==> flow/design.v <==
module datapath (
    part,
    clock,
    value,
    positive,
    reset,
    counter,
    result
);
    input part;
    input clock;
    input [15:0] value;
    input positive;
    input reset;
    output [15:0] counter;
    output [15:0] result;
    wire [15:0] _65 = 16'b0000000000000000;
    wire [15:0] _64 = 16'b0000000000000000;
    wire _102;
    wire _100;
    wire _101;
    wire _103;
    wire [15:0] _104;
    wire _96;
    wire _92;
    wire _93;
    wire _90;
    wire _91;
    wire _94;
    wire _95;
    wire _97;
    wire [15:0] _98;
    wire _86;
    wire _84;
    wire _81;
    wire _82;
    wire _79;
    wire _80;
    wire _83;
    wire _85;
    wire _87;
    wire [15:0] _88;
    wire [41:0] _73 = 42'b000000000000000000000010100011110101110001;
    wire [25:0] _71 = 26'b00000000000000000000000000;
    wire [41:0] _72;
    wire [83:0] _74;
    wire [57:0] _75;
    wire [25:0] _70 = 26'b00000000000000000000000000;
    wire [83:0] _76;
    wire [15:0] _77;
    wire [15:0] _78;
    wire [15:0] _89;
    wire [15:0] _99;
    wire [15:0] _105;
    wire [15:0] _67 = 16'b0000000000000001;
    wire [15:0] _68;
    wire [15:0] _62 = 16'b0000000000000000;
    wire [15:0] _58 = 16'b0000000001100100;
    wire [41:0] _53 = 42'b000000000000000000000010100011110101110001;
    wire [25:0] _51 = 26'b00000000000000000000000000;
    wire [41:0] _52;
    wire [83:0] _54;
    wire [57:0] _55;
    wire [25:0] _50 = 26'b00000000000000000000000000;
    wire [83:0] _56;
    wire [15:0] _57;
    wire [31:0] _59;
    wire [15:0] _60;
    wire [15:0] _48 = 16'b0000000000110010;
    wire [15:0] _44 = 16'b0000000001100100;
    wire [41:0] _39 = 42'b000000000000000000000010100011110101110001;
    wire [25:0] _37 = 26'b00000000000000000000000000;
    wire [41:0] _38;
    wire [83:0] _40;
    wire [57:0] _41;
    wire [25:0] _36 = 26'b00000000000000000000000000;
    wire [83:0] _42;
    wire [15:0] _43;
    wire [31:0] _45;
    wire [15:0] _46;
    wire [15:0] _34;
    wire [15:0] _29 = 16'b0000000001100100;
    wire [41:0] _24 = 42'b000000000000000000000010100011110101110001;
    wire [25:0] _22 = 26'b00000000000000000000000000;
    wire [41:0] _23;
    wire [83:0] _25;
    wire [57:0] _26;
    wire [25:0] _21 = 26'b00000000000000000000000000;
    wire [83:0] _27;
    wire [15:0] _28;
    wire [31:0] _30;
    wire [15:0] _31;
    wire [15:0] _32;
    wire [15:0] _19 = 16'b0000000001100100;
    wire [15:0] _20;
    wire [15:0] _33;
    wire [15:0] _35;
    wire [15:0] _47;
    wire [15:0] _49;
    wire [15:0] _61;
    wire _63;
    wire [15:0] _69;
    wire _2;
    wire [15:0] _106;
    wire [15:0] _107;
    wire [15:0] _3;
    reg [15:0] _66;
    wire vdd = 1'b1;
    wire [15:0] _16 = 16'b0000000000000000;
    wire [15:0] _15 = 16'b0000000000000000;
    wire _6;
    wire [15:0] _137 = 16'b0000000000110010;
    wire [15:0] _133 = 16'b0000000001100100;
    wire [41:0] _128 = 42'b000000000000000000000010100011110101110001;
    wire [25:0] _126 = 26'b00000000000000000000000000;
    wire [41:0] _127;
    wire [83:0] _129;
    wire [57:0] _130;
    wire [25:0] _125 = 26'b00000000000000000000000000;
    wire [83:0] _131;
    wire [15:0] _132;
    wire [31:0] _134;
    wire [15:0] _135;
    wire [15:0] _123;
    wire [15:0] _118 = 16'b0000000001100100;
    wire [41:0] _113 = 42'b000000000000000000000010100011110101110001;
    wire [25:0] _111 = 26'b00000000000000000000000000;
    wire [41:0] _112;
    wire [83:0] _114;
    wire [57:0] _115;
    wire [25:0] _110 = 26'b00000000000000000000000000;
    wire [83:0] _116;
    wire [15:0] _117;
    wire [31:0] _119;
    wire [15:0] _120;
    wire [15:0] _8;
    wire [15:0] _121;
    wire [15:0] _108 = 16'b0000000001100100;
    wire [15:0] _109;
    wire [15:0] _122;
    wire _10;
    wire [15:0] _124;
    wire [15:0] _136;
    wire _12;
    wire [15:0] _138;
    wire [15:0] _13;
    reg [15:0] _18;
    assign _102 = _49 == _62;
    assign _100 = _18 == _62;
    assign _101 = ~ _100;
    assign _103 = _101 & _102;
    assign _104 = _103 ? _67 : _62;
    assign _96 = _49 < _18;
    assign _92 = _49 == _62;
    assign _93 = ~ _92;
    assign _90 = _18 == _62;
    assign _91 = ~ _90;
    assign _94 = _91 & _93;
    assign _95 = _94 & _10;
    assign _97 = _95 & _96;
    assign _98 = _97 ? _67 : _62;
    assign _86 = _18 < _49;
    assign _84 = ~ _10;
    assign _81 = _49 == _62;
    assign _82 = ~ _81;
    assign _79 = _18 == _62;
    assign _80 = ~ _79;
    assign _83 = _80 & _82;
    assign _85 = _83 & _84;
    assign _87 = _85 & _86;
    assign _88 = _87 ? _67 : _62;
    assign _72 = { _71, _8 };
    assign _74 = _72 * _73;
    assign _75 = _74[83:26];
    assign _76 = { _70, _75 };
    assign _77 = _76[15:0];
    assign _78 = _66 + _77;
    assign _89 = _78 + _88;
    assign _99 = _89 + _98;
    assign _105 = _99 + _104;
    assign _68 = _66 + _67;
    assign _52 = { _51, _49 };
    assign _54 = _52 * _53;
    assign _55 = _54[83:26];
    assign _56 = { _50, _55 };
    assign _57 = _56[15:0];
    assign _59 = _57 * _58;
    assign _60 = _59[15:0];
    assign _38 = { _37, _35 };
    assign _40 = _38 * _39;
    assign _41 = _40[83:26];
    assign _42 = { _36, _41 };
    assign _43 = _42[15:0];
    assign _45 = _43 * _44;
    assign _46 = _45[15:0];
    assign _34 = _18 + _32;
    assign _23 = { _22, _8 };
    assign _25 = _23 * _24;
    assign _26 = _25[83:26];
    assign _27 = { _21, _26 };
    assign _28 = _27[15:0];
    assign _30 = _28 * _29;
    assign _31 = _30[15:0];
    assign _32 = _8 - _31;
    assign _20 = _18 + _19;
    assign _33 = _20 - _32;
    assign _35 = _10 ? _34 : _33;
    assign _47 = _35 - _46;
    assign _49 = _12 ? _48 : _47;
    assign _61 = _49 - _60;
    assign _63 = _61 == _62;
    assign _69 = _63 ? _68 : _66;
    assign _2 = part;
    assign _106 = _2 ? _105 : _69;
    assign _107 = _12 ? _62 : _106;
    assign _3 = _107;
    always @(posedge _6) begin
        _66 <= _3;
    end
    assign _6 = clock;
    assign _127 = { _126, _124 };
    assign _129 = _127 * _128;
    assign _130 = _129[83:26];
    assign _131 = { _125, _130 };
    assign _132 = _131[15:0];
    assign _134 = _132 * _133;
    assign _135 = _134[15:0];
    assign _123 = _18 + _121;
    assign _112 = { _111, _8 };
    assign _114 = _112 * _113;
    assign _115 = _114[83:26];
    assign _116 = { _110, _115 };
    assign _117 = _116[15:0];
    assign _119 = _117 * _118;
    assign _120 = _119[15:0];
    assign _8 = value;
    assign _121 = _8 - _120;
    assign _109 = _18 + _108;
    assign _122 = _109 - _121;
    assign _10 = positive;
    assign _124 = _10 ? _123 : _122;
    assign _136 = _124 - _135;
    assign _12 = reset;
    assign _138 = _12 ? _137 : _136;
    assign _13 = _138;
    always @(posedge _6) begin
        _18 <= _13;
    end
    assign counter = _18;
    assign result = _66;
endmodule
Wiki page: datapath / tool data

Step by step through the tools: datapath
Module datapath before and after one edit of its RTL, step after step.
"orig" refers to lines of the RTL above, "edited" to lines of the edited file.
"diff": "edited" minus "orig" as printed here. "change_rel_pct": 100 x difference / "orig".
{"block": "inputs", "design": "datapath", "clk_port": "clock", "library": "sky130hd", "corner": "tt_025C_1v80"}

The edit
Unified diff, file above to edited file.
A script made this edit; it was not meant as an optimisation.
begin of diff
@@ -181,5 +181,5 @@
     assign _68 = _66 + _67;
     assign _52 = { _51, _49 };
-    assign _54 = _52 * _53;
+    assign _54 = _52 & _53;
     assign _55 = _54[83:26];
     assign _56 = { _50, _55 };
end of diff

Elaborated design
Source: Yosys, flattened and elaborated, memories not mapped. Widths are those after wreduce. Registers that Yosys merges into a memory's read port (data or address) are not register bits. Print and check cells do not count. Equal cells are merged and count once.
{"block": "classes", "item": "add_sub_neg", "orig": 11, "edited": 10, "diff": -1, "change_rel_pct": -9.09}
{"block": "classes", "item": "multipliers", "orig": 6, "edited": 4, "diff": -2, "change_rel_pct": -33.33}
{"block": "classes", "item": "div", "orig": 0, "edited": 0, "diff": 0}
{"block": "classes", "item": "n_cmp", "orig": 2, "edited": 2, "diff": 0, "change_rel_pct": 0.00}
{"block": "classes", "item": "equal", "orig": 0, "edited": 0, "diff": 0}
{"block": "classes", "item": "n_shift", "orig": 0, "edited": 0, "diff": 0}
{"block": "classes", "item": "muxes", "orig": 7, "edited": 7, "diff": 0, "change_rel_pct": 0.00}
{"block": "classes", "item": "bitwise", "orig": 9, "edited": 9, "diff": 0, "change_rel_pct": 0.00}
{"block": "classes", "item": "n_reduce_logical", "orig": 4, "edited": 3, "diff": -1, "change_rel_pct": -25.00}
{"block": "ops", "operator": "10-bit by 5-bit multiplier with 14-bit output with constant B", "orig": 3, "edited": 1, "diff": -2, "change_rel_pct": -66.67}
{"block": "ops", "operator": "16-bit subtractor", "orig": 4, "edited": 3, "diff": -1, "change_rel_pct": -25.00}
{"block": "ops", "operator": "16-bit logical NOT", "orig": 3, "edited": 2, "diff": -1, "change_rel_pct": -33.33}
{"block": "ops", "operator": "16-bit by 20-bit multiplier with 36-bit output with constant B", "orig": 3, "edited": 2, "diff": -1, "change_rel_pct": -33.33}
{"block": "ops", "operator": "16-bit by 5-bit multiplier with 14-bit output with constant B", "orig": 0, "edited": 1, "diff": 1}
{"block": "ops", "operator": "1-bit bitwise AND", "orig": 6, "edited": 6, "diff": 0, "change_rel_pct": 0.00}
{"block": "ops", "operator": "16-bit 2-to-1 mux", "orig": 4, "edited": 4, "diff": 0, "change_rel_pct": 0.00}
{"block": "ops", "operator": "16-bit by 1-bit adder with 16-bit output", "orig": 3, "edited": 3, "diff": 0, "change_rel_pct": 0.00}
{"block": "ops", "operator": "1-bit 2-to-1 mux", "orig": 3, "edited": 3, "diff": 0, "change_rel_pct": 0.00}
{"block": "ops", "operator": "1-bit inverter", "orig": 3, "edited": 3, "diff": 0, "change_rel_pct": 0.00}
{"block": "ops", "operator": "16-bit adder", "orig": 2, "edited": 2, "diff": 0, "change_rel_pct": 0.00}
{"block": "ops", "operator": "16-bit less-than comparator", "orig": 2, "edited": 2, "diff": 0, "change_rel_pct": 0.00}
{"block": "ops", "operator": "16-bit by 1-bit adder with 16-bit output with constant B", "orig": 1, "edited": 1, "diff": 0, "change_rel_pct": 0.00}
{"block": "ops", "operator": "16-bit by 7-bit adder with 16-bit output with constant B", "orig": 1, "edited": 1, "diff": 0, "change_rel_pct": 0.00}
{"block": "ops", "operator": "2-bit nonzero test", "orig": 1, "edited": 1, "diff": 0, "change_rel_pct": 0.00}
{"block": "word_totals", "item": "reg_bits", "orig": 32, "edited": 32, "diff": 0, "change_rel_pct": 0.00}
{"block": "word_totals", "item": "latch_bits", "orig": 0, "edited": 0, "diff": 0}
{"block": "word_totals", "item": "ram_bits", "orig": 0, "edited": 0, "diff": 0}
{"block": "word_totals", "item": "romBits", "orig": 0, "edited": 0, "diff": 0}
{"block": "word_totals", "item": "clocked_rd_ports_x_width", "orig": 0, "edited": 0, "diff": 0}
{"block": "word_totals", "item": "n_memories", "orig": 0, "edited": 0, "diff": 0}
{"block": "word_totals", "item": "out_inout_bits", "orig": 32, "edited": 32, "diff": 0, "change_rel_pct": 0.00}

Longest topological paths
Longest topological path by Yosys (ltp), each cell counted once; first at word level (registers and memories cut), then after technology mapping (sequential cells cut; the memories' decode and read muxes count).
{"block": "logic_depth", "item": "depth_word", "orig": 19, "edited": 19, "diff": 0, "change_rel_pct": 0.00}
{"block": "logic_depth", "item": "abc_area", "orig": "0", "edited": "0"}
{"block": "logic_depth", "item": "depth_mapped", "orig": 143, "edited": 116, "diff": -27, "change_rel_pct": -18.88}
{"block": "logic_depth", "item": "depth_no_buf", "orig": 142, "edited": 116, "diff": -26, "change_rel_pct": -18.31}

After synthesis
The flow's flattened synthesis, as Yosys stat reports it; memories are mapped. The netlist is that of the ABC_AREA named above (0 if unset); the other value can give another one.
{"block": "mapped", "item": "mapped_cells", "orig": 2472, "edited": 1944, "diff": -528, "change_rel_pct": -21.36}
{"block": "mapped", "item": "yosys_area_um2", "orig": 22760.6, "edited": 17133.9, "diff": -5626.7, "change_rel_pct": -24.72}
{"block": "mapped", "item": "sequential_area_um2", "orig": 640.6, "edited": 640.6, "diff": 0.0, "change_rel_pct": 0.00}
{"block": "mapped", "item": "flip_flops", "orig": 32, "edited": 32, "diff": 0, "change_rel_pct": 0.00}
{"block": "types", "cell_type": "sky130_fd_sc_hd__ha_1", "orig": 631, "edited": 446, "diff": -185, "change_rel_pct": -29.32}
{"block": "types", "cell_type": "sky130_fd_sc_hd__inv_1", "orig": 613, "edited": 463, "diff": -150, "change_rel_pct": -24.47}
{"block": "types", "cell_type": "sky130_fd_sc_hd__fa_1", "orig": 318, "edited": 212, "diff": -106, "change_rel_pct": -33.33}
{"block": "types", "cell_type": "sky130_fd_sc_hd__xnor2_1", "orig": 86, "edited": 54, "diff": -32, "change_rel_pct": -37.21}
{"block": "types", "cell_type": "sky130_fd_sc_hd__nand2b_1", "orig": 39, "edited": 17, "diff": -22, "change_rel_pct": -56.41}
{"block": "types", "cell_type": "sky130_fd_sc_hd__a21oi_1", "orig": 111, "edited": 93, "diff": -18, "change_rel_pct": -16.22}
{"block": "types", "cell_type": "sky130_fd_sc_hd__o21a_1", "orig": 22, "edited": 10, "diff": -12, "change_rel_pct": -54.55}
{"block": "types", "cell_type": "sky130_fd_sc_hd__nand2_1", "orig": 58, "edited": 67, "diff": 9, "change_rel_pct": 15.52}
{"block": "types", "cell_type": "sky130_fd_sc_hd__nor3_1", "orig": 33, "edited": 24, "diff": -9, "change_rel_pct": -27.27}
{"block": "types", "cell_type": "sky130_fd_sc_hd__nand3_1", "orig": 41, "edited": 33, "diff": -8, "change_rel_pct": -19.51}
{"block": "types", "cell_type": "sky130_fd_sc_hd__a31oi_1", "orig": 12, "edited": 4, "diff": -8, "change_rel_pct": -66.67}
{"block": "types", "cell_type": "sky130_fd_sc_hd__o21bai_1", "orig": 18, "edited": 11, "diff": -7, "change_rel_pct": -38.89}
{"block": "types", "cell_type": "sky130_fd_sc_hd__o2111ai_1", "orig": 7, "edited": 0, "diff": -7, "change_rel_pct": -100.00}
{"block": "types", "cell_type": "sky130_fd_sc_hd__o211ai_1", "orig": 7, "edited": 14, "diff": 7, "change_rel_pct": 100.00}
{"block": "types", "cell_type": "sky130_fd_sc_hd__o21ai_0", "orig": 58, "edited": 64, "diff": 6, "change_rel_pct": 10.34}
{"block": "types", "cell_type": "sky130_fd_sc_hd__and2_1", "orig": 13, "edited": 8, "diff": -5, "change_rel_pct": -38.46}
{"block": "types", "cell_type": "sky130_fd_sc_hd__mux2i_1", "orig": 4, "edited": 9, "diff": 5, "change_rel_pct": 125.00}
{"block": "types", "cell_type": "sky130_fd_sc_hd__xor2_1", "orig": 27, "edited": 23, "diff": -4, "change_rel_pct": -14.81}
The list need not be complete.

Path before layout
Path of least setup slack by OpenSTA after synthesis, without wires, with an ideal clock, recovery checks aside; 20% of the period is set as input and as output delay. Where synthesis merged equal registers, the netlist keeps one of their names.
{"block": "synth_timing", "item": "kind", "orig": "in2reg", "edited": "in2reg"}
{"block": "synth_timing", "item": "startpoint", "orig": "in value[4]", "edited": "in value[1]"}
{"block": "synth_timing", "item": "endpoint", "orig": "reg _66[14]", "edited": "reg _66[14]"}
{"block": "synth_timing", "item": "clock_period_ps", "orig": 42000, "edited": 42000, "diff": 0, "change_rel_pct": 0.00}
{"block": "synth_timing", "item": "setup_ps", "orig": 70, "edited": 121, "diff": 51}
{"block": "synth_timing", "item": "launch_ps", "orig": 8400, "edited": 8400, "diff": 0, "change_rel_pct": 0.00}
{"block": "synth_timing", "item": "arrival_ps", "orig": 38754, "edited": 31865, "diff": -6889, "change_rel_pct": -17.78}
{"block": "synth_timing", "item": "t_required_ps", "orig": 41930, "edited": 41879, "diff": -51, "change_rel_pct": -0.12}
{"block": "synth_timing", "item": "slack_ps", "orig": 3176, "edited": 10015, "diff": 6839}
{"block": "synth_timing", "item": "delay_ps", "orig": 30424, "edited": 23586, "diff": -6838, "change_rel_pct": -22.48}
{"block": "synth_timing", "item": "path_stages", "orig": 134, "edited": 109, "diff": -25, "change_rel_pct": -18.66}
{"block": "synth_timing", "item": "synth_period_reached_ps", "orig": 38824, "edited": 31985, "diff": -6839, "change_rel_pct": -17.62}
"delay_ps" = arrival - input delay + setup time.
"path_stages" counts driving pins, that of a launching flip-flop among them; a cell with two outputs on the path counts twice.
"synth_period_reached_ps" = period - worst setup slack (recovery checks aside). The figure is calculated, with input and output delays left at 20% of the set period.
Between the ends stands the longest chain of elaborated cells between them, by number of cells; it is not shown to be the way that was timed. Of several equally long chains one is given.
Each line given opens the expression or statement behind the cell; cells for indexed reads and writes are added by Yosys, which also makes memories of some case tables.
{"block": "synth_between_orig", "path_cell_list": "sky130_fd_sc_hd__fa_1 > sky130_fd_sc_hd__inv_1 > sky130_fd_sc_hd__fa_1 > sky130_fd_sc_hd__fa_1 > sky130_fd_sc_hd__inv_1 > sky130_fd_sc_hd__fa_1 > sky130_fd_sc_hd__fa_1 > sky130_fd_sc_hd__inv_1 > sky130_fd_sc_hd__fa_1 > sky130_fd_sc_hd__inv_1 > sky130_fd_sc_hd__ha_1 > sky130_fd_sc_hd__or4_1 > sky130_fd_sc_hd__a21oi_1 > sky130_fd_sc_hd__o21ai_1 > sky130_fd_sc_hd__o21a_1 > sky130_fd_sc_hd__o21ai_0 > sky130_fd_sc_hd__nand2b_1 > sky130_fd_sc_hd__a21oi_1 > [... 98 more ...] > sky130_fd_sc_hd__o21ai_0 > sky130_fd_sc_hd__nand2b_1 > sky130_fd_sc_hd__a21o_1 > sky130_fd_sc_hd__a21oi_1 > sky130_fd_sc_hd__xor2_1 > sky130_fd_sc_hd__ha_1 > sky130_fd_sc_hd__inv_1 > sky130_fd_sc_hd__a222oi_1 > sky130_fd_sc_hd__o2111ai_1 > sky130_fd_sc_hd__nor4_1 > sky130_fd_sc_hd__nand4_1 > sky130_fd_sc_hd__or4_1 > sky130_fd_sc_hd__a2111o_1 > sky130_fd_sc_hd__or4_4 > sky130_fd_sc_hd__buf_6 > sky130_fd_sc_hd__o41a_1 > sky130_fd_sc_hd__or3_1 > sky130_fd_sc_hd__a21oi_1", "elab_chain_cells": 19, "cells_between": 34, "cone_classes": "add/sub: 9; mul: 6; compare: 2; mux: 7; logic: 7; reduce/logical: 3"}
{"block": "synth_rtl_orig", "item": "start, declared", "line_no": 12, "text": "input [15:0] value;"}
{"block": "synth_rtl_orig", "item": "16-bit by 20-bit multiplier with 36-bit output", "line_no": 198, "text": "assign _25 = _23 * _24;"}
{"block": "synth_rtl_orig", "item": "10-bit by 5-bit multiplier with 14-bit output", "line_no": 202, "text": "assign _30 = _28 * _29;"}
{"block": "synth_rtl_orig", "item": "16-bit subtractor", "line_no": 204, "text": "assign _32 = _8 - _31;"}
{"block": "synth_rtl_orig", "item": "16-bit subtractor", "line_no": 206, "text": "assign _33 = _20 - _32;"}
{"block": "synth_rtl_orig", "item": "16-bit 2-to-1 mux", "line_no": 207, "text": "assign _35 = _10 ? _34 : _33;"}
{"block": "synth_rtl_orig", "item": "16-bit by 20-bit multiplier with 36-bit output", "line_no": 190, "text": "assign _40 = _38 * _39;"}
{"block": "synth_rtl_orig", "item": "10-bit by 5-bit multiplier with 14-bit output", "line_no": 194, "text": "assign _45 = _43 * _44;"}
{"block": "synth_rtl_orig", "item": "[... 5 more ...]"}
{"block": "synth_rtl_orig", "item": "1-bit bitwise AND", "line_no": 169, "text": "assign _85 = _83 & _84;"}
{"block": "synth_rtl_orig", "item": "1-bit bitwise AND", "line_no": 170, "text": "assign _87 = _85 & _86;"}
{"block": "synth_rtl_orig", "item": "1-bit 2-to-1 mux", "line_no": 171, "text": "assign _88 = _87 ? _67 : _62;"}
{"block": "synth_rtl_orig", "item": "16-bit by 1-bit adder with 16-bit output", "line_no": 178, "text": "assign _89 = _78 + _88;"}
{"block": "synth_rtl_orig", "item": "16-bit by 1-bit adder with 16-bit output", "line_no": 179, "text": "assign _99 = _89 + _98;"}
{"block": "synth_rtl_orig", "item": "16-bit by 1-bit adder with 16-bit output", "line_no": 180, "text": "assign _105 = _99 + _104;"}
{"block": "synth_rtl_orig", "item": "16-bit 2-to-1 mux", "line_no": 214, "text": "assign _106 = _2 ? _105 : _69;"}
{"block": "synth_rtl_orig", "item": "end, assigned", "line_no": 218, "text": "_66 <= _3;"}
{"block": "synth_rtl_orig", "item": "end, declared", "line_no": 107, "text": "reg [15:0] _66;"}
Some nets on the timed path still bear RTL names; the line given drives or declares the net.
{"block": "synth_nets_orig", "net": "_13[15]", "line_no": 244, "text": "assign _138 = _12 ? _137 : _136;"}
{"block": "synth_between_edited", "path_cell_list": "sky130_fd_sc_hd__fa_1 > sky130_fd_sc_hd__inv_1 > sky130_fd_sc_hd__fa_1 > sky130_fd_sc_hd__inv_1 > sky130_fd_sc_hd__fa_1 > sky130_fd_sc_hd__fa_1 > sky130_fd_sc_hd__inv_1 > sky130_fd_sc_hd__fa_1 > sky130_fd_sc_hd__fa_1 > sky130_fd_sc_hd__inv_1 > sky130_fd_sc_hd__ha_1 > sky130_fd_sc_hd__a211oi_1 > sky130_fd_sc_hd__nand2_1 > sky130_fd_sc_hd__a2111oi_2 > sky130_fd_sc_hd__o31ai_1 > sky130_fd_sc_hd__a21o_1 > sky130_fd_sc_hd__a21o_1 > sky130_fd_sc_hd__a21o_1 > [... 73 more ...] > sky130_fd_sc_hd__nand4_1 > sky130_fd_sc_hd__fa_1 > sky130_fd_sc_hd__fa_1 > sky130_fd_sc_hd__fa_1 > sky130_fd_sc_hd__nor2b_1 > sky130_fd_sc_hd__o21ai_0 > sky130_fd_sc_hd__a21boi_0 > sky130_fd_sc_hd__o21ai_0 > sky130_fd_sc_hd__a21boi_0 > sky130_fd_sc_hd__o21ai_0 > sky130_fd_sc_hd__a21oi_1 > sky130_fd_sc_hd__o21ai_0 > sky130_fd_sc_hd__nand2b_1 > sky130_fd_sc_hd__a21oi_1 > sky130_fd_sc_hd__o21ai_0 > sky130_fd_sc_hd__nand4_1 > sky130_fd_sc_hd__a21oi_1 > sky130_fd_sc_hd__mux2_2", "elab_chain_cells": 19, "cells_between": 30, "cone_classes": "add/sub: 8; mul: 4; compare: 2; mux: 7; logic: 7; reduce/logical: 2"}
{"block": "synth_rtl_edited", "item": "start, declared", "line_no": 12, "text": "input [15:0] value;"}
{"block": "synth_rtl_edited", "item": "16-bit by 20-bit multiplier with 36-bit output", "line_no": 198, "text": "assign _25 = _23 * _24;"}
{"block": "synth_rtl_edited", "item": "16-bit by 5-bit multiplier with 14-bit output", "line_no": 202, "text": "assign _30 = _28 * _29;"}
{"block": "synth_rtl_edited", "item": "16-bit subtractor", "line_no": 204, "text": "assign _32 = _8 - _31;"}
{"block": "synth_rtl_edited", "item": "16-bit subtractor", "line_no": 206, "text": "assign _33 = _20 - _32;"}
{"block": "synth_rtl_edited", "item": "16-bit 2-to-1 mux", "line_no": 207, "text": "assign _35 = _10 ? _34 : _33;"}
{"block": "synth_rtl_edited", "item": "16-bit by 20-bit multiplier with 36-bit output", "line_no": 190, "text": "assign _40 = _38 * _39;"}
{"block": "synth_rtl_edited", "item": "10-bit by 5-bit multiplier with 14-bit output", "line_no": 194, "text": "assign _45 = _43 * _44;"}
{"block": "synth_rtl_edited", "item": "[... 5 more ...]"}
{"block": "synth_rtl_edited", "item": "1-bit bitwise AND", "line_no": 169, "text": "assign _85 = _83 & _84;"}
{"block": "synth_rtl_edited", "item": "1-bit bitwise AND", "line_no": 170, "text": "assign _87 = _85 & _86;"}
{"block": "synth_rtl_edited", "item": "1-bit 2-to-1 mux", "line_no": 171, "text": "assign _88 = _87 ? _67 : _62;"}
{"block": "synth_rtl_edited", "item": "16-bit by 1-bit adder with 16-bit output", "line_no": 178, "text": "assign _89 = _78 + _88;"}
{"block": "synth_rtl_edited", "item": "16-bit by 1-bit adder with 16-bit output", "line_no": 179, "text": "assign _99 = _89 + _98;"}
{"block": "synth_rtl_edited", "item": "16-bit by 1-bit adder with 16-bit output", "line_no": 180, "text": "assign _105 = _99 + _104;"}
{"block": "synth_rtl_edited", "item": "16-bit 2-to-1 mux", "line_no": 214, "text": "assign _106 = _2 ? _105 : _69;"}
{"block": "synth_rtl_edited", "item": "end, assigned", "line_no": 218, "text": "_66 <= _3;"}
{"block": "synth_rtl_edited", "item": "end, declared", "line_no": 107, "text": "reg [15:0] _66;"}

Timing after layout
Path of least setup slack in the final report of each run of pair A (OpenROAD, finished layout, wires in). Where an end is a register, its clock arrival counts in the times.
The path's times are printed in steps of 10 ps; the period is the one set.
{"block": "layout_timing", "item": "kind", "orig": "in2reg", "edited": "in2reg"}
{"block": "layout_timing", "item": "startpoint", "orig": "in value[4]", "edited": "in value[1]"}
{"block": "layout_timing", "item": "endpoint", "orig": "reg _66[15]", "edited": "reg _66[14]"}
{"block": "layout_timing", "item": "clock_period_ps", "orig": 40900, "edited": 40900, "diff": 0, "change_rel_pct": 0.00}
{"block": "layout_timing", "item": "setup_ps", "orig": 70, "edited": 110, "diff": 40}
{"block": "layout_timing", "item": "launch_ps", "orig": 8180, "edited": 8180, "diff": 0, "change_rel_pct": 0.00}
{"block": "layout_timing", "item": "arrival_ps", "orig": 39720, "edited": 34690, "diff": -5030, "change_rel_pct": -12.66}
{"block": "layout_timing", "item": "t_required_ps", "orig": 41100, "edited": 41060, "diff": -40, "change_rel_pct": -0.10}
{"block": "layout_timing", "item": "slack_ps", "orig": 1380, "edited": 6370, "diff": 4990}
{"block": "layout_timing", "item": "path_stages", "orig": 135, "edited": 111, "diff": -24, "change_rel_pct": -17.78}
Between the ends stands the longest chain of elaborated cells between them, by number of cells; it is not shown to be the way that was timed. Of several equally long chains one is given.
{"block": "layout_between_orig", "path_cell_list": "sky130_fd_sc_hd__dlymetal6s2s_1 > sky130_fd_sc_hd__fa_1 > sky130_fd_sc_hd__inv_1 > sky130_fd_sc_hd__fa_1 > sky130_fd_sc_hd__fa_1 > sky130_fd_sc_hd__inv_1 > sky130_fd_sc_hd__fa_1 > sky130_fd_sc_hd__fa_1 > sky130_fd_sc_hd__inv_1 > sky130_fd_sc_hd__fa_1 > sky130_fd_sc_hd__inv_1 > sky130_fd_sc_hd__ha_1 > sky130_fd_sc_hd__or4_4 > sky130_fd_sc_hd__a21oi_2 > sky130_fd_sc_hd__o21ai_2 > sky130_fd_sc_hd__o21a_1 > sky130_fd_sc_hd__o21ai_1 > sky130_fd_sc_hd__nand2b_1 > [... 99 more ...] > sky130_fd_sc_hd__ha_1 > sky130_fd_sc_hd__o21ai_0 > sky130_fd_sc_hd__nand2b_1 > sky130_fd_sc_hd__a21o_1 > sky130_fd_sc_hd__a21oi_1 > sky130_fd_sc_hd__xor2_1 > sky130_fd_sc_hd__ha_1 > sky130_fd_sc_hd__inv_1 > sky130_fd_sc_hd__a222oi_1 > sky130_fd_sc_hd__o2111ai_1 > sky130_fd_sc_hd__nor4_2 > sky130_fd_sc_hd__nand4_1 > sky130_fd_sc_hd__or4_1 > sky130_fd_sc_hd__a2111o_1 > sky130_fd_sc_hd__or4_4 > sky130_fd_sc_hd__o41a_1 > sky130_fd_sc_hd__or3_1 > sky130_fd_sc_hd__a21oi_1", "elab_chain_cells": 19, "cells_between": 34, "cone_classes": "add/sub: 9; mul: 6; compare: 2; mux: 7; logic: 7; reduce/logical: 3"}
{"block": "layout_rtl_orig", "item": "start, declared", "line_no": 12, "text": "input [15:0] value;"}
{"block": "layout_rtl_orig", "item": "16-bit by 20-bit multiplier with 36-bit output", "line_no": 198, "text": "assign _25 = _23 * _24;"}
{"block": "layout_rtl_orig", "item": "10-bit by 5-bit multiplier with 14-bit output", "line_no": 202, "text": "assign _30 = _28 * _29;"}
{"block": "layout_rtl_orig", "item": "16-bit subtractor", "line_no": 204, "text": "assign _32 = _8 - _31;"}
{"block": "layout_rtl_orig", "item": "16-bit subtractor", "line_no": 206, "text": "assign _33 = _20 - _32;"}
{"block": "layout_rtl_orig", "item": "16-bit 2-to-1 mux", "line_no": 207, "text": "assign _35 = _10 ? _34 : _33;"}
{"block": "layout_rtl_orig", "item": "16-bit by 20-bit multiplier with 36-bit output", "line_no": 190, "text": "assign _40 = _38 * _39;"}
{"block": "layout_rtl_orig", "item": "10-bit by 5-bit multiplier with 14-bit output", "line_no": 194, "text": "assign _45 = _43 * _44;"}
{"block": "layout_rtl_orig", "item": "[... 5 more ...]"}
{"block": "layout_rtl_orig", "item": "1-bit bitwise AND", "line_no": 169, "text": "assign _85 = _83 & _84;"}
{"block": "layout_rtl_orig", "item": "1-bit bitwise AND", "line_no": 170, "text": "assign _87 = _85 & _86;"}
{"block": "layout_rtl_orig", "item": "1-bit 2-to-1 mux", "line_no": 171, "text": "assign _88 = _87 ? _67 : _62;"}
{"block": "layout_rtl_orig", "item": "16-bit by 1-bit adder with 16-bit output", "line_no": 178, "text": "assign _89 = _78 + _88;"}
{"block": "layout_rtl_orig", "item": "16-bit by 1-bit adder with 16-bit output", "line_no": 179, "text": "assign _99 = _89 + _98;"}
{"block": "layout_rtl_orig", "item": "16-bit by 1-bit adder with 16-bit output", "line_no": 180, "text": "assign _105 = _99 + _104;"}
{"block": "layout_rtl_orig", "item": "16-bit 2-to-1 mux", "line_no": 214, "text": "assign _106 = _2 ? _105 : _69;"}
{"block": "layout_rtl_orig", "item": "end, assigned", "line_no": 218, "text": "_66 <= _3;"}
{"block": "layout_rtl_orig", "item": "end, declared", "line_no": 107, "text": "reg [15:0] _66;"}
Some nets on the timed path still bear RTL names; the line given drives or declares the net.
{"block": "layout_nets_orig", "net": "_13[15]", "line_no": 244, "text": "assign _138 = _12 ? _137 : _136;"}
{"block": "layout_between_edited", "path_cell_list": "sky130_fd_sc_hd__clkdlybuf4s50_1 > sky130_fd_sc_hd__fa_1 > sky130_fd_sc_hd__inv_1 > sky130_fd_sc_hd__fa_1 > sky130_fd_sc_hd__inv_1 > sky130_fd_sc_hd__fa_1 > sky130_fd_sc_hd__fa_1 > sky130_fd_sc_hd__inv_1 > sky130_fd_sc_hd__fa_1 > sky130_fd_sc_hd__fa_1 > sky130_fd_sc_hd__inv_1 > sky130_fd_sc_hd__ha_1 > sky130_fd_sc_hd__a211oi_1 > sky130_fd_sc_hd__nand2_1 > sky130_fd_sc_hd__a2111oi_2 > sky130_fd_sc_hd__o31ai_1 > sky130_fd_sc_hd__a21o_1 > sky130_fd_sc_hd__a21o_1 > [... 75 more ...] > sky130_fd_sc_hd__nand4_1 > sky130_fd_sc_hd__fa_1 > sky130_fd_sc_hd__fa_1 > sky130_fd_sc_hd__fa_1 > sky130_fd_sc_hd__nor2b_1 > sky130_fd_sc_hd__o21ai_0 > sky130_fd_sc_hd__a21boi_0 > sky130_fd_sc_hd__o21ai_0 > sky130_fd_sc_hd__a21boi_0 > sky130_fd_sc_hd__o21ai_0 > sky130_fd_sc_hd__a21oi_1 > sky130_fd_sc_hd__o21ai_0 > sky130_fd_sc_hd__nand2b_1 > sky130_fd_sc_hd__a21oi_1 > sky130_fd_sc_hd__o21ai_0 > sky130_fd_sc_hd__nand4_1 > sky130_fd_sc_hd__a21oi_1 > sky130_fd_sc_hd__mux2_2", "elab_chain_cells": 19, "cells_between": 30, "cone_classes": "add/sub: 8; mul: 4; compare: 2; mux: 7; logic: 7; reduce/logical: 2"}
{"block": "layout_rtl_edited", "item": "start, declared", "line_no": 12, "text": "input [15:0] value;"}
{"block": "layout_rtl_edited", "item": "16-bit by 20-bit multiplier with 36-bit output", "line_no": 198, "text": "assign _25 = _23 * _24;"}
{"block": "layout_rtl_edited", "item": "16-bit by 5-bit multiplier with 14-bit output", "line_no": 202, "text": "assign _30 = _28 * _29;"}
{"block": "layout_rtl_edited", "item": "16-bit subtractor", "line_no": 204, "text": "assign _32 = _8 - _31;"}
{"block": "layout_rtl_edited", "item": "16-bit subtractor", "line_no": 206, "text": "assign _33 = _20 - _32;"}
{"block": "layout_rtl_edited", "item": "16-bit 2-to-1 mux", "line_no": 207, "text": "assign _35 = _10 ? _34 : _33;"}
{"block": "layout_rtl_edited", "item": "16-bit by 20-bit multiplier with 36-bit output", "line_no": 190, "text": "assign _40 = _38 * _39;"}
{"block": "layout_rtl_edited", "item": "10-bit by 5-bit multiplier with 14-bit output", "line_no": 194, "text": "assign _45 = _43 * _44;"}
{"block": "layout_rtl_edited", "item": "[... 5 more ...]"}
{"block": "layout_rtl_edited", "item": "1-bit bitwise AND", "line_no": 169, "text": "assign _85 = _83 & _84;"}
{"block": "layout_rtl_edited", "item": "1-bit bitwise AND", "line_no": 170, "text": "assign _87 = _85 & _86;"}
{"block": "layout_rtl_edited", "item": "1-bit 2-to-1 mux", "line_no": 171, "text": "assign _88 = _87 ? _67 : _62;"}
{"block": "layout_rtl_edited", "item": "16-bit by 1-bit adder with 16-bit output", "line_no": 178, "text": "assign _89 = _78 + _88;"}
{"block": "layout_rtl_edited", "item": "16-bit by 1-bit adder with 16-bit output", "line_no": 179, "text": "assign _99 = _89 + _98;"}
{"block": "layout_rtl_edited", "item": "16-bit by 1-bit adder with 16-bit output", "line_no": 180, "text": "assign _105 = _99 + _104;"}
{"block": "layout_rtl_edited", "item": "16-bit 2-to-1 mux", "line_no": 214, "text": "assign _106 = _2 ? _105 : _69;"}
{"block": "layout_rtl_edited", "item": "end, assigned", "line_no": 218, "text": "_66 <= _3;"}
{"block": "layout_rtl_edited", "item": "end, declared", "line_no": 107, "text": "reg [15:0] _66;"}

Measured runs
Both versions went through the flow (Yosys, OpenROAD) with the same settings in each pair. Constraints: input delay and output delay 20% of the set period each, output load 0.01 pF.
{"block": "settings_pair_A", "CORE_UTILIZATION": 40, "period_ns": 40.9, "CAP_MARGIN": 20, "CORE_MARGIN": 2, "SLEW_MARGIN": 20}
{"block": "measured_pair_A", "item": "synth_chip_area_um2", "orig": 22760.6, "edited": 17133.9, "diff": -5626.7, "change_rel_pct": -24.72}
{"block": "measured_pair_A", "item": "die_footprint_um2", "orig": 58825.7, "edited": 44506.2, "diff": -14319.5, "change_rel_pct": -24.34}
{"block": "measured_pair_A", "item": "final_cell_area_um2", "orig": 25204.2, "edited": 18430.2, "diff": -6774.0, "change_rel_pct": -26.88}
{"block": "measured_pair_A", "item": "finalUtil_frac", "orig": 0.448, "edited": 0.437, "diff": -0.011}
{"block": "measured_pair_A", "item": "timing.setup.ws_ps", "orig": 1383, "edited": 6369, "diff": 4986}
{"block": "measured_pair_A", "item": "tns_setup_ps", "orig": 0, "edited": 0, "diff": 0}
{"block": "measured_pair_A", "item": "hold_worst_slack_ps", "orig": 508, "edited": 560, "diff": 52}
{"block": "settings_pair_B", "CORE_UTILIZATION": 51, "CTS_CLUSTER_DIAMETER": 266, "CTS_CLUSTER_SIZE": 89, "GPL_ROUTABILITY_DRIVEN": 0, "SETUP_SLACK_MARGIN": 1.53, "SLEW_MARGIN": 40, "period_ns": 66.0, "CAP_MARGIN": 20, "CORE_MARGIN": 2}
{"block": "measured_pair_B", "item": "synth_chip_area_um2", "orig": 22760.6, "edited": 17133.9, "diff": -5626.7, "change_rel_pct": -24.72}
{"block": "measured_pair_B", "item": "die_footprint_um2", "orig": 46334.7, "edited": 35077.5, "diff": -11257.2, "change_rel_pct": -24.30}
{"block": "measured_pair_B", "item": "final_cell_area_um2", "orig": 24175.7, "edited": 18345.1, "diff": -5830.6, "change_rel_pct": -24.12}
{"block": "measured_pair_B", "item": "finalUtil_frac", "orig": 0.548, "edited": 0.551, "diff": 0.003}
{"block": "measured_pair_B", "item": "timing.setup.ws_ps", "orig": 18861, "edited": 26303, "diff": 7442}
{"block": "measured_pair_B", "item": "tns_setup_ps", "orig": 0, "edited": 0, "diff": 0}
{"block": "measured_pair_B", "item": "hold_worst_slack_ps", "orig": 499, "edited": 566, "diff": 67}
